==> flow/design.v <==
module logarithm #(
	parameter n = 16,
	parameter m = 24,
	parameter k = 5 ,
	parameter p = 24
) (
	input        clk  ,  
	input        reset,  
	input        start,
	input  [0:n] x    ,
	output [1:p] y    ,
	output reg   done
);
	reg [2:0] current_state;
	reg [2:0] next_state   ;
	wire      z_gt2        ;
	wire      i_positive   ;
	reg [2:0] sel_z        ;
	reg       load_z       ;
	reg       sel_i        ;
	reg       load_i       ;
	reg       shift_y      ;
	reg  [  m+1:0] z           ;
	wire [  m+1:0] trunc_square;
	wire [  m+1:0] trunc_div   ;
	wire [  m+1:0] z_input     ;
	reg  [  k-1:0] i           ;
	wire [  k-1:0] i_input     ;
	wire [  k-1:0] i_minus_1   ;
	reg  [    1:p] yy          ;
	wire [    m:0] mult_in     ;
	wire [2*m+1:0] mult_out    ;
	assign z_input = (sel_z == 2'd00) ?  {1'b0, x, {(m-n){1'd0}}} :
	(sel_z == 2'd01) ? 	trunc_square :
	trunc_div;
	assign mult_in     = z[m:0];
	assign mult_out     = mult_in * mult_in;
	assign trunc_square = mult_out[2*m+1:m];
	assign trunc_div    = {1'd0, z[m+1:1]};
	always @(posedge clk or negedge reset) begin : proc_z
		if(~reset) begin
			z <= 0;
		end else begin
			if (load_z == 1'b1)
				z <= z_input;
		end
	end
	assign i_input = sel_i ? i_minus_1 : p;
	assign i_minus_1 = i - 1;
	wire [15:0] binary_p = p;
	always @(posedge clk or negedge reset) begin : proc_i
		if(~reset) begin
			i <= 0;
		end else begin
			if (load_i == 1'b1)
				i <= i_input;
		end
	end
	always @(posedge clk or negedge reset) begin : proc_yy
		if(~reset) begin
			yy <= 0;
		end else begin
			if (shift_y == 1'b1)
				yy <= {yy[2:p], z[m+1]};
		end
	end
	always @(posedge clk or negedge reset) begin : proc_current_state
		if(~reset) begin
			current_state <= 0;
		end else begin
			current_state <= next_state;
		end
	end
	assign i_positive = i ? 1 : 0;
	assign z_gt2 = z[m+1];
	assign y = yy;
	always @(*) begin
		next_state = current_state;
		case (current_state)
			3'd0 : begin
				if (~start)
					next_state = 3'd1;
			end
			3'd1 : begin
				if (start)
					next_state = 3'd2;
			end
			3'd2 : begin
				next_state = 3'd3;
			end
			3'd3 : begin
				next_state = 3'd4;
			end
			3'd4 : begin
				if (z_gt2)
					next_state = 3'd5;
				else
					next_state = 3'd6;
			end
			3'd5 : begin
				next_state = 3'd6;
			end
			3'd6 : begin
				if (i_positive)
					next_state = 3'd3;
				else
					next_state = 3'd0;
			end
			default : next_state = 3'd0;
		endcase
	end
	always @(*) begin
		case (current_state)
			3'd0, 3'd1: begin
				sel_z   = 2'b00;
				load_z  = 1'b0;
				sel_i   = 1'b0;
				load_i  = 1'b0;
				shift_y = 1'b0;
				done    = 1'b1;
			end
			3'd2 : begin
				sel_z   = 2'b00;
				load_z  = 1'b1;
				sel_i   = 1'b0;
				load_i  = 1'b1;
				shift_y = 1'b0;
				done    = 1'b0;
			end
			3'd3 : begin
				sel_z   = 2'b01;
				load_z  = 1'b1;
				sel_i   = 1'b1;
				load_i  = 1'b1;
				shift_y = 1'b0;
				done    = 1'b0;
			end
			3'd4 : begin
				sel_z   = 2'b00;
				load_z  = 1'b0;
				sel_i   = 1'b0;
				load_i  = 1'b0;
				shift_y = 1'b1;
				done    = 1'b0;
			end
			3'd5 : begin
				sel_z   = 2'b10;
				load_z  = 1'b1;
				sel_i   = 1'b0;
				load_i  = 1'b0;
				shift_y = 1'b0;
				done    = 1'b0;
			end
			3'd6 : begin
				sel_z   = 2'b00;
				load_z  = 1'b0;
				sel_i   = 1'b0;
				load_i  = 1'b0;
				shift_y = 1'b0;
				done    = 1'b0;
			end
			default : begin
				sel_z   = 2'b00;
				load_z  = 1'b0;
				sel_i   = 1'b0;
				load_i  = 1'b0;
				shift_y = 1'b0;
				done    = 1'b0;
			end
		endcase
	end
endmodule
## Step by step through the tools: logarithm

Tool output for the design above, in the order of the flow.
Lines are those of the file above, counted from 1.
Cell names lack the library's common part.
The mark -- stands for no value.

| inputs | value |
|---|---|
| design top | logarithm |
| clock | clk |
| standard-cell library | sky130hd |
| library corner | tt_025C_1v80 |

## Word level

Source: Yosys, flattened and elaborated, memories not mapped. Widths are those after wreduce. Registers that Yosys merges into a memory's read port (data or address) are not register bits. Print and check cells do not count. Equal cells are merged and count once.

| bit counts | value |
|---|---|
| elaborated cells | 37 |
| bits in registers | 58 |

| operators by class | value |
|---|---|
| equality and inequality tests | 9 |
| multiplexer cells | 15 |
| $add $sub $neg | 1 |
| $mul | 1 |
| reductions and logical operators | 7 |

Operators with widths:

| kind | count |
|---|---|
| multiplier 25 x 25 -> 50 bit | 1 |
| two-way mux 26 bit | 2 |
| parallel mux 3 bit (select 7 bit) | 1 |
| equality test 3 bit (second input constant) | 3 |
| equality test 3 x 1 -> 1 bit (second input constant) | 2 |
| equality test 3 x 2 -> 1 bit (second input constant) | 2 |
| logical NOT 3 bit | 2 |
| two-way mux 3 bit | 2 |
| two-way mux 1 bit | 6 |
| subtractor 5 x 1 -> 5 bit (second input constant) | 1 |
| nonzero test 5 bit | 1 |
| two-way mux 5 bit | 1 |
| != test 2 bit (second input constant) | 2 |
| OR reduction 2 bit | 2 |
| parallel mux 2 bit (select 2 bit) | 1 |
| two-way mux 2 bit | 2 |
| OR reduction 3 bit | 1 |
| AND reduction 2 bit | 1 |

## Longest topological paths

Yosys ltp: most cells in a row. Word level: on the elaborated netlist, between registers, memories and ports. Mapped: between sequential cells and ports; inverters and the memories' decode and read muxes count.

| logic depth | value |
|---|---|
| depth in word-level cells | 5 |
| ABC_AREA | 0 |
| depth in mapped cells | 28 |

## Netlist

The flow's flattened synthesis, as Yosys stat reports it; memories are mapped. The netlist is that of the ABC_AREA named above (0 if unset); the other value can give another one.
The area totals of this step are shown rounded.

| synthesis totals | value |
|---|---|
| chip area (Yosys) | 20000 µm² |
| mapped cells | 2182 |
| flip-flop cells | 62 |
| buffer cells | 80 |

Cell types:

| type | count |
|---|---|
| fa_1 | 465 |
| inv_1 | 673 |
| ha_1 | 189 |
| dfrtp_1 | 61 |
| nand2_1 | 209 |
| and2_1 | 106 |
| clkbuf_1 | 76 |
| mux2_2 | 25 |
| a21oi_1 | 54 |
| nor2_1 | 68 |
| o21ai_0 | 37 |
| xnor2_1 | 19 |
| a21o_1 | 21 |
| xor2_1 | 13 |
| mux2i_1 | 10 |
| nand3_1 | 15 |
| nor2b_1 | 11 |
| a22oi_1 | 9 |

Other cell types: 48; their cells: 121.

## Worst setup path after synthesis

OpenSTA on the mapped netlist: ideal clock, no wires. The path of least setup slack (recovery checks aside). Input and output delay are each 20% of the period. Register names are those of the netlist, which keeps one name where synthesis merged equal registers.

| timing path post-synthesis | value |
|---|---|
| kind | register to register |
| start point | register z[12] |
| end point | register z[21] |
| setup slack | 1935 ps |
| path delay | 7065 ps |
| stages on the path | 25 |
| data required time | 8896 ps |
| clock period | 9000 ps |
| arrival time | 6961 ps |
| period reached after synthesis | 7065 ps |

"path delay" = arrival - input delay + setup time.
"stages on the path" counts driving pins, that of a launching flip-flop among them; a cell with two outputs on the path counts twice.
"period reached after synthesis" is the clock period less the worst setup slack; recovery checks do not enter. This is arithmetic on one report: input and output delays are still those of the set period (20% each).
The rows between start and end are the longest chain of elaborated cells between them; the timing report does not say that the signal goes this way. Where chains are equally long, one stands for them.
Each line given opens the expression or statement behind the cell; cells for indexed reads and writes are added by Yosys, which also makes memories of some case tables.

| on the way, post-synthesis | value |
|---|---|
| cells stage by stage | dfrtp_1 -> clkbuf_1 -> clkbuf_1 -> nand2_1 -> fa_1 -> inv_1 -> fa_1 -> inv_1 -> fa_1 -> inv_1 -> fa_1 -> fa_1 -> fa_1 -> inv_1 -> fa_1 -> inv_1 -> ha_1 -> a21oi_1 -> o21ai_0 -> a211o_1 -> a221oi_2 -> a21oi_1 -> o41ai_2 -> mux2_1 -> a221oi_1 |
| cells in the longest elaborated chain | 3 |

Ends and longest elaborated chain, post-synthesis:

| element | line | source |
|---|---|---|
| start: declaration | 23 | `reg [ m+1:0] z ;` |
| start: assignment | 42 | `z <= 0;` |
| start: assignment | 45 | `z <= z_input;` |
| multiplier 25 x 25 -> 50 bit | 37 | `assign mult_out = mult_in * mult_in;` |
| two-way mux 26 bit | 34 | `(sel_z == 2'd01) ? trunc_square :` |
| two-way mux 26 bit | 33 | `assign z_input = (sel_z == 2'd00) ? {1'b0, x, {(m-n){1'd0}}} :` |
| end: assignment | 42 |  |
| end: assignment | 45 |  |
| end: declaration | 23 |  |

## Path in the finished layout

From the final timing report of run 1: the path of least setup slack in the routed layout; clock arrival at registers is part of the times.
The report prints the path's times to 10 ps; the period is as set.

| timing path after layout | value |
|---|---|
| kind | register to register |
| start point | register z[15] |
| end point | register z[21] |
| arrival time | 8290 ps |
| clock period | 9000 ps |
| setup slack | 940 ps |
| data required time | 9230 ps |
| stages on the path | 26 |

The rows between start and end are the longest chain of elaborated cells between them; the timing report does not say that the signal goes this way. Where chains are equally long, one stands for them.

| on the way, after layout | value |
|---|---|
| cells stage by stage | dfrtp_1 -> inv_1 -> nor2_1 -> inv_1 -> fa_1 -> inv_1 -> fa_1 -> inv_1 -> fa_1 -> fa_1 -> inv_1 -> fa_1 -> fa_1 -> inv_1 -> fa_1 -> inv_1 -> ha_1 -> nand4_1 -> nor3_1 -> nand2_1 -> o211ai_1 -> nand4_1 -> a21oi_1 -> o41ai_2 -> mux2_1 -> a221oi_1 |
| cells in the longest elaborated chain | 3 |

Ends and longest elaborated chain, after layout:

| element | line | source |
|---|---|---|
| start: declaration | 23 | `reg [ m+1:0] z ;` |
| start: assignment | 42 | `z <= 0;` |
| start: assignment | 45 | `z <= z_input;` |
| multiplier 25 x 25 -> 50 bit | 37 | `assign mult_out = mult_in * mult_in;` |
| two-way mux 26 bit | 34 | `(sel_z == 2'd01) ? trunc_square :` |
| two-way mux 26 bit | 33 | `assign z_input = (sel_z == 2'd00) ? {1'b0, x, {(m-n){1'd0}}} :` |
| end: assignment | 42 |  |
| end: assignment | 45 |  |
| end: declaration | 23 |  |

Memo
Re: implementation data of logarithm

logarithm through Yosys and OpenROAD on sky130hd: 4 stored runs, unordered, with their settings and measured results. The constraints put input and output delay at 20% of the set period each and load the outputs with 0.01 pF.
"period reached" is the run's clock period less its worst setup slack. It is reckoned from that one timing run; input and output delays stay at 20% of the period that was set.
"time used up by the worst setup path": the worst setup path's part of the clock period (all of it between registers, 20% less for each end at a port) less its slack. A launch clock that arrives late makes it longer, a capture clock that arrives late makes it shorter.
"total power after layout": no workload was simulated; the value follows from the tool's default switching activity.
"time used up by the worst setup path" is given in steps of 10 ps.
Results are given in rounded form.

#### Run 1

| setting | value |
|---|---|
| CORE_UTILIZATION | `40` |
| period_ns | `9.0` |
| CAP_MARGIN | `20` |
| CORE_MARGIN | `2` |
| SLEW_MARGIN | `20` |

| result | value |
|---|---|
| setup total negative slack | 0 ps |
| final design utilization | 0.44 |
| standard-cell area after layout | 22000 µm² |
| worst setup slack after layout | 940 ps |
| die outline area | 52000 µm² |
| worst hold slack in the final report | 470 ps |
| time used up by the worst setup path | 8060 ps |
| type of the worst setup path | register to register |
| total power after layout | 0.00068 W |
| chip area in the Yosys report | 20000 µm² |
| period reached | 8064 ps |

#### Run 2

| setting | value |
|---|---|
| CORE_UTILIZATION | `60` |
| CTS_CLUSTER_SIZE | `34` |
| MIN_ROUTING_LAYER | `met2` |
| period_ns | `9.0` |
| CAP_MARGIN | `20` |
| CORE_MARGIN | `2` |
| SLEW_MARGIN | `20` |

| result | value |
|---|---|
| setup total negative slack | 0 ps |
| final design utilization | 0.64 |
| standard-cell area after layout | 21000 µm² |
| worst setup slack after layout | 760 ps |
| die outline area | 35000 µm² |
| worst hold slack in the final report | 490 ps |
| time used up by the worst setup path | 8240 ps |
| type of the worst setup path | register to register |
| total power after layout | 0.00066 W |
| chip area in the Yosys report | 20000 µm² |
| period reached | 8242 ps |

#### Run 3

| setting | value |
|---|---|
| CAP_MARGIN | `15` |
| CORE_UTILIZATION | `60` |
| CTS_CLUSTER_SIZE | `34` |
| GPL_ROUTABILITY_DRIVEN | `0` |
| HOLD_SLACK_MARGIN | `-0.03` |
| MIN_ROUTING_LAYER | `met2` |
| PLACE_DENSITY_LB_ADDON | `0.19` |
| SLEW_MARGIN | `30` |
| TNS_END_PERCENT | `35` |
| period_ns | `9.0` |
| CORE_MARGIN | `2` |

| result | value |
|---|---|
| setup total negative slack | 0 ps |
| final design utilization | 0.64 |
| standard-cell area after layout | 21000 µm² |
| worst setup slack after layout | 920 ps |
| die outline area | 35000 µm² |
| worst hold slack in the final report | 480 ps |
| time used up by the worst setup path | 8080 ps |
| type of the worst setup path | register to register |
| total power after layout | 0.00068 W |
| chip area in the Yosys report | 20000 µm² |
| period reached | 8082 ps |

#### Run 4

| setting | value |
|---|---|
| CORE_ASPECT_RATIO | `0.81` |
| CORE_MARGIN | `8` |
| CORE_UTILIZATION | `18` |
| CTS_CLUSTER_SIZE | `92` |
| PLACE_DENSITY_LB_ADDON | `0.17` |
| SETUP_SLACK_MARGIN | `0.28` |
| TNS_END_PERCENT | `70` |
| period_ns | `9.34` |
| CAP_MARGIN | `20` |
| SLEW_MARGIN | `20` |

| result | value |
|---|---|
| setup total negative slack | 0 ps |
| final design utilization | 0.21 |
| standard-cell area after layout | 23000 µm² |
| worst setup slack after layout | 1100 ps |
| die outline area | 120000 µm² |
| worst hold slack in the final report | 470 ps |
| time used up by the worst setup path | 8280 ps |
| type of the worst setup path | register to register |
| total power after layout | 0.00065 W |
| chip area in the Yosys report | 20000 µm² |
| period reached | 8276 ps |
